==> flow/design.v <==
module alu (
  input [32-1:0] a, b, 
  input [6-1:0] s,
  output [32-1:0] y,
  output zero );
  assign y = s==6'b100000 ? a+b:
  			 s==6'b100010 ? a-b:
             s==6'b100100 ? a & b:
             s==6'b100101 ? a | b:
             s==6'b100110 ? a ^ b:
             s==6'b100111 ? ~ (a | b):
  			 s==6'b100001 ? a+b:
			 b;
  assign zero = (y == 32'b0);
endmodule
module rfile (
 input clk,
 input [5-1:0] a1, a2, a3,
 output [32-1:0] rd1, rd2,
 input [32-1:0] wd3,
 input we3);
	reg [32-1:0] rf[0:32-1];
	assign rd1 = |a1 == 0 ? 0: rf[a1];
	assign rd2 = |a2 == 0 ? 0: rf[a2];
	always @(posedge clk) 
		if(we3) rf[a3] <= wd3;
endmodule
module mipse(
input clk, rst_n,
input [32-1:0] instr,
input [32-1:0] readdata,
output reg [32-1:0] pc, 
output [32-1:0] aluresult,
output [32-1:0] writedata,
output memwrite);
wire [32-1:0] srca, srcb, result;
wire [6-1:0] opcode;
wire [5-1:0] shamt;
wire [6-1:0] func;
wire [5-1:0] rs, rd, rt, writereg;
wire [6-1:0] com;
wire [32-1:0] signimm;
wire [32-1:0] unsignimm;
wire [32-1:0] pcplus4;
wire regwrite;
wire sw_op, beq_op, bne_op, addi_op, lw_op, j_op, jal_op, jr_op, alu_op;
wire ori_op, lui_op;
wire slt_op, slti_op, sltiu_op;
wire zero;
wire addiu_op, sltu_op, bltz_op, bgez_op, blez_op, sll_op, movz_op, movz_en;
assign {opcode, rs, rt, rd, shamt, func} = instr;
assign signimm = {{16{instr[15]}},instr[15:0]};
assign unsignimm = {16'b0,instr[15:0]};
assign sw_op = (opcode == 6'b101011);
assign lw_op = (opcode == 6'b100011);
assign alu_op = (opcode == 6'b000000) & (func[5:3] == 3'b100);
assign addi_op = (opcode == 6'b001000);
assign addiu_op = (opcode == 6'b001001);
assign slti_op = (opcode == 6'b001010);
assign sltiu_op = (opcode == 6'b001011);
assign ori_op = (opcode == 6'b001101);
assign lui_op = (opcode == 6'b001111);
assign beq_op = (opcode == 6'b000100);
assign bne_op = (opcode == 6'b000101);
assign j_op = (opcode == 6'b000010);
assign jal_op = (opcode == 6'b000011);
assign jr_op = (opcode == 6'b000000) & (func == 6'b001000);
assign slt_op = (opcode == 6'b000000) & (func == 6'b101010);
assign sltu_op = (opcode == 6'b000000) & (func == 6'b101001);
assign memwrite = sw_op;
assign bltz_op = (opcode == 6'b000001) & (rt == 5'b00000);
assign bgez_op = (opcode == 6'b000001) & (rt == 5'b00001);
assign blez_op = (opcode == 6'b000110);
assign sll_op = (opcode == 6'b000000) & (func == 6'b000000);
assign movz_op = (opcode == 6'b000000) & (func == 6'b010000);
assign srcb = (addi_op | lw_op | sw_op | slti_op) ? signimm : 
				lui_op ? {instr[15:0], 16'b0}:
				(ori_op | addiu_op | sltiu_op) ? unsignimm : 
								writedata;
assign com = (addi_op | addiu_op | lw_op | sw_op) ? 6'b100000: 
			ori_op ? 6'b100101:
			lui_op ? 6'b000001:
			(beq_op | bne_op | slt_op | sltu_op | slti_op | sltiu_op ) ? 6'b100010: func;
assign movz_en = movz_op & (writedata == 0);
assign result = slt_op | sltu_op | slti_op | sltiu_op ? {31'b0,aluresult[31]} :
		movz_en ?  srca:
		sll_op ? (writedata << shamt) :
		jal_op ? pcplus4:
		lw_op  ? readdata :
		aluresult;
assign regwrite = lw_op | alu_op | addi_op | addiu_op | jal_op | slt_op | sltu_op | slti_op | sltiu_op | sll_op | movz_en | ori_op | lui_op;
assign writereg = jal_op ? 5'b11111: alu_op | slt_op | sltu_op | sll_op | movz_en ? rd : rt;
alu alu_1(.a(srca), .b(srcb), .s(com), .y(aluresult), .zero(zero));
rfile rfile_1(.clk(clk), .rd1(srca), .a1(rs), .rd2(writedata), .a2(rt), 
	.wd3(result), .a3(writereg), .we3(regwrite));
assign pcplus4 = pc+4;
always @(posedge clk or negedge rst_n) 
begin 
   if(!rst_n) pc <= 0;
   else if (j_op | jal_op) 
   	 pc	<= {pc[31:28],instr[25:0],2'b0};
   else if (jr_op) 
   	 pc	<= srca;
   else if ((beq_op & zero) | (bne_op & !zero))
     pc <= pcplus4 +{signimm[29:0],2'b0} ;
	else if ((bltz_op & (srca < 0)) | (blez_op & (srca <= 0)) | (bgez_op & (srca > 0)))
     pc <= pcplus4 +{signimm[29:0],2'b0} ;
   else 
     pc <= pcplus4;
end
endmodule
Tool chain data of mipse

The steps from the RTL of mipse to its reports follow in flow order.
Lines are those of the file above, counted from 1.
Operators carry their Yosys type and port widths (W data, S select, Z words).
Cell names lack the library's common part.
Not given: -

Top module: mipse
Clock input: clk
Cell library: sky130hd
Timing corner: tt_025C_1v80

Elaborated design

Counts by Yosys on the flattened word-level netlist (proc, flatten, opt, wreduce; memories kept). Register bits leave out memories and registers merged into their read ports (data or address); mux counts leave out enables and synchronous resets folded into registers. Print and check cells are left out. Cells with the same type and inputs are merged into one.
Memory sizes are those after Yosys's memory passes, which may raise the word count (mostly to a power of two), join words into wider ones and drop unused or constant bits.

Output and inout port bits: 97
Register bits after elaboration: 32
Input bits: 66
Memory cells: 1
RAM bits: 1024

Memories:

| memory     | words | bits a word | read ports | write ports | RTL line | RTL |
| rfile_1.rf | 32    | 32          | 2          | 1           | 22       | `reg [32-1:0] rf[0:32-1];` |

Magnitude comparators: 3
Mux-type cells: 30
Reductions and logical operators: 10
Bitwise logic cells: 54
Equal/unequal tests: 27
Shifts and indexed selects: 1
Add/subtract/negate cells: 4

Operators by type and width:

| kind                    | count |
| $mux W32                | 21 |
| $logic_not A32 Y1       | 4 |
| $eq A6 B6 Y1 const B    | 11 |
| $add A32 B32 Y32        | 2 |
| $eq A6 B4 Y1 const B    | 7 |
| $or A1 B1 Y1            | 36 |
| $gt A32 B1 Y1 const B   | 1 |
| $le A32 B1 Y1 const B   | 1 |
| $lt A32 B1 Y1 const B   | 1 |
| $add A32 B3 Y32 const B | 1 |
| $sub A32 B32 Y32        | 1 |
| $and A32 B32 Y32        | 1 |
| $or A32 B32 Y32         | 1 |
| $xor A32 B32 Y32        | 1 |
| $shl A32 B5 Y32         | 1 |
| $not A32 Y32            | 1 |
| $mux W28                | 1 |
| $mux W6                 | 4 |
| $eq A6 B3 Y1 const B    | 3 |
| $mux W5                 | 3 |
| $and A1 B1 Y1           | 14 |
| $eq A6 B2 Y1 const B    | 2 |
| $logic_not A6 Y1        | 2 |
| $reduce_or A5 Y1        | 2 |
| $eq A6 B1 Y1 const B    | 1 |
| $eq A6 B5 Y1 const B    | 1 |
| $eq A5 B1 Y1 const B    | 1 |
| $logic_not A5 Y1        | 1 |

Other operator kinds: 3; their cells: 3.

Logic depth

Yosys ltp: most cells in a row. Word level: on the elaborated netlist, between registers, memories and ports. Mapped: between sequential cells and ports; inverters and the memories' decode and read muxes count.

Depth after elaboration: 25
ABC_AREA: 1
Gate-level depth with buffers: 48
Gate-level depth less buffers: 43

Netlist

The flow's flattened synthesis, as Yosys stat reports it; memories are mapped. The netlist is that of the ABC_AREA named above (0 if unset); the other value can give another one.
Totals and module areas in this step are rounded.

Cell types:

| cell type | count |
| edfxtp_1  | 1024 |
| nand2_1   | 2455 |
| o21ai_0   | 888 |
| nand3_1   | 698 |
| nor2_1    | 798 |
| inv_1     | 703 |
| a21oi_1   | 414 |
| ha_1      | 87 |
| buf_2     | 163 |
| dfrtp_1   | 32 |
| o211ai_1  | 105 |
| clkbuf_1  | 196 |
| o221ai_1  | 79 |
| buf_6     | 60 |
| a22oi_1   | 79 |
| o21ai_1   | 116 |
| buf_4     | 69 |
| xor2_1    | 51 |

Other cell types: 53; their cells: 542.

Chip area (Yosys): 0.067 mm^2
Cells in the netlist: 8559
Area of sequential cells: 0.0316 mm^2
Buffer cells: 529
Flip-flops: 1056

Worst setup path after synthesis

Path of least setup slack by OpenSTA after synthesis, without wires, with an ideal clock, recovery checks aside; 20% of the period is set as input and as output delay. Where synthesis merged equal registers, the netlist keeps one of their names.

Kind: input-to-reg
Start: input port instr[21]
End: memory rfile_1.rf[0][29]
Clock period: 10.0 ns
Setup time: 0.467 ns
Path slack: 2.254 ns
Buffers on the path: 6
Path delay: 5.746 ns
External input delay: 2.000 ns
Driving pins on the path: 35
Arrival time: 7.279 ns
Synthesis period reached: 7.746 ns

"path delay" = arrival - input delay + setup time.
"driving pins on the path" counts driving pins, that of a launching flip-flop among them; a cell with two outputs on the path counts twice.
"synthesis period reached" is the clock period less the worst setup slack; recovery checks do not enter. This is arithmetic on one report: input and output delays are still those of the set period (20% each).
The rows between start and end are the longest chain of elaborated cells between them; the timing report does not say that the signal goes this way. Where chains are equally long, one stands for them.
A line is the first line of the expression or statement that the cell stems from. Yosys adds cells for indexed reads and writes and turns some case tables into memories.

Cells stage by stage: buf_4 inv_4 buf_6 buf_2 buf_2 clkbuf_1 clkbuf_1 nor2_1 o221ai_1 nand3_1 nand3_1 nand2_1 a31oi_1 inv_1 ha_1 nand2_1 nor2_1 inv_1 nor4_1 nand2_1 nand2_1 nand2_1 nand3_1 nand2_1 nand2_1 nand2_1 nand2_1 nand2_1 nand3_1 nand2_1 o21ai_0 o21ai_0 a21oi_1 nor2_1 a211oi_1
Length of the longest elaborated chain: 17

RTL lines, path post-synthesis:

| item              | RTL line | RTL |
| from (decl)       | 30       | `input [32-1:0] instr,` |
| $reduce_or A5 Y1  | 23       | `assign rd1 = \|a1 == 0 ? 0: rf[a1];` |
| $logic_not A32 Y1 | 23       |  |
| $mux W32          | 23       |  |
| $add A32 B32 Y32  | 12       | `s==6'b100001 ? a+b:` |
| $mux W32          | 12       |  |
| $mux W32          | 11       | `s==6'b100111 ? ~ (a \| b):` |
| $mux W32          | 10       | `s==6'b100110 ? a ^ b:` |
| [... 3 more ...]  | -        |  |
| $mux W32          | 6        | `assign y = s==6'b100000 ? a+b:` |
| $mux W32          | 89       | `lw_op ? readdata :` |
| $mux W32          | 88       | `jal_op ? pcplus4:` |
| $mux W32          | 87       | `sll_op ? (writedata << shamt) :` |
| $mux W32          | 86       | `movz_en ? srca:` |
| $mux W32          | 85       | `assign result = slt_op \| sltu_op \| slti_op \| sltiu_op ? {31'b0,aluresult[31]} :` |
| $mux W32          | 26       | `if(we3) rf[a3] <= wd3;` |
| to (decl)         | 22       | `reg [32-1:0] rf[0:32-1];` |

Timing after layout

From the final timing report of flow run A: the path of least setup slack in the routed layout; clock arrival at registers is part of the times.

Kind: input-to-output
Start: input port instr[24]
End: output port aluresult[31]
Driving pins on the path: 24
External input delay: 1.62 ns
Path slack: 0.13 ns
Arrival time: 6.36 ns
Buffers on the path: 5
Output delay: 1.62 ns
Clock period: 8.12 ns

The rows between start and end are the longest chain of elaborated cells between them; the timing report does not say that the signal goes this way. Where chains are equally long, one stands for them.

Cells stage by stage: buf_4 clkinv_2 buf_12 buf_4 nand3_1 o31ai_1 o211ai_1 buf_4 inv_1 ha_1 a21oi_1 nand2_1 a21oi_2 nand3_1 nand3_1 nand2_1 nand2_1 nand2_1 nand2_1 nand2_1 nand3_1 nand2_1 inv_1 clkdlybuf4s50_1
Length of the longest elaborated chain: 11

RTL lines, path after layout:

| item              | RTL line | RTL |
| from (decl)       | 30       | `input [32-1:0] instr,` |
| $reduce_or A5 Y1  | 23       | `assign rd1 = \|a1 == 0 ? 0: rf[a1];` |
| $logic_not A32 Y1 | 23       |  |
| $mux W32          | 23       |  |
| $add A32 B32 Y32  | 12       | `s==6'b100001 ? a+b:` |
| $mux W32          | 12       |  |
| $mux W32          | 11       | `s==6'b100111 ? ~ (a \| b):` |
| $mux W32          | 10       | `s==6'b100110 ? a ^ b:` |
| $mux W32          | 9        | `s==6'b100101 ? a \| b:` |
| $mux W32          | 8        | `s==6'b100100 ? a & b:` |
| $mux W32          | 7        | `s==6'b100010 ? a-b:` |
| $mux W32          | 6        | `assign y = s==6'b100000 ? a+b:` |
| to (decl)         | 33       | `output [32-1:0] aluresult,` |

mipse through Yosys and OpenROAD on sky130hd: 5 stored runs, unordered, with their settings and measured results. The constraints put input and output delay at 20% of the set period each and load the outputs with 0.01 pF.
"achieved clock period" = clock period - worst setup slack. The figure is calculated, with input and output delays left at 20% of the set period.
"worst setup path time" is the time allowed to the run's worst setup path (the clock period less input and output delay, where it has them) less its slack. Clock arrival times count: a late capture clock shortens it, a late launch clock lengthens it.
By "power consumption" is meant OpenSTA's value without simulated activity: inputs other than the clock are taken to toggle once in ten clock periods, and the tool carries that through the logic.
The measured numbers are rounded.
A setting shown as -- is not set for that run.
Results: -- = not shown.

| name                                     | flow run A      | flow run B      | flow run C      | flow run D      | flow run E |
| ABC_AREA                                 | 1               | 0               | --              | --              | 1          |
| CELL_PAD_IN_SITES_DETAIL_PLACEMENT       | 0               | 0               | --              | --              | 1          |
| CORE_MARGIN                              | 8               | 2               | 2               | 2               | 2          |
| CORE_UTILIZATION                         | 57              | 63              | 40              | 35              | 63         |
| CTS_CLUSTER_SIZE                         | 61              | 53              | --              | 32              | 53         |
| MAX_ROUTING_LAYER                        | met4            | met5            | --              | met5            | met5       |
| PLACE_DENSITY_LB_ADDON                   | 0.28            | 0.03            | --              | --              | 0.03       |
| SETUP_SLACK_MARGIN                       | 0.23            | --              | 0.52            | 1.47            | -0.57      |
| SLEW_MARGIN                              | 30              | 15              | 20              | 25              | 15         |
| period_ns                                | 8.12            | 12.3            | 9.97            | 9.69            | 11.6       |
| CAP_MARGIN                               | 20              | 5               | 20              | 35              | 5          |
| CELL_PAD_IN_SITES_GLOBAL_PLACEMENT       | --              | 1               | --              | --              | 1          |
| CORE_ASPECT_RATIO                        | --              | 0.62            | --              | --              | 0.62       |
| CTS_CLUSTER_DIAMETER                     | --              | 360             | --              | --              | 360        |
| GPL_ROUTABILITY_DRIVEN                   | --              | 1               | --              | --              | 0          |
| GPL_TIMING_DRIVEN                        | --              | 0               | --              | --              | 0          |
| HOLD_SLACK_MARGIN                        | --              | 0.01            | --              | --              | 0.22       |
| MIN_ROUTING_LAYER                        | --              | met1            | --              | met1            | met2       |
| TNS_END_PERCENT                          | --              | 55              | --              | --              | 55         |
| PLACE_DENSITY                            | --              | --              | --              | 0.66            | --         |
| chip area after synthesis (Yosys) (mm^2) | 0.067           | 0.0612          | 0.0612          | 0.0612          | --         |
| die area (mm^2)                          | 0.129           | 0.0997          | 0.156           | 0.178           | --         |
| standard-cell area after layout (mm^2)   | 0.081           | 0.069           | 0.0738          | 0.0768          | --         |
| utilization after routing (%)            | 69.1            | 72.2            | 48.6            | 44.2            | --         |
| setup slack of the critical path (ns)    | 0.133           | -0.433          | 0.492           | 0.863           | --         |
| summed negative setup slack (ns)         | 0.000           | -4.41           | 0.000           | 0.000           | --         |
| worst-case hold slack (ns)               | 0.547           | 0.648           | 0.609           | 0.600           | --         |
| power consumption (W)                    | 0.0177          | 0.00938         | 0.0139          | 0.0145          | --         |
| achieved clock period (ns)               | 7.987           | 12.733          | 9.478           | 8.827           | --         |
| worst setup path time (ns)               | 4.74            | 7.81            | 5.49            | 4.95            | --         |
| worst path kind                          | input-to-output | input-to-output | input-to-output | input-to-output | --         |

Flow run E: no results, placement failed with FLW-0024
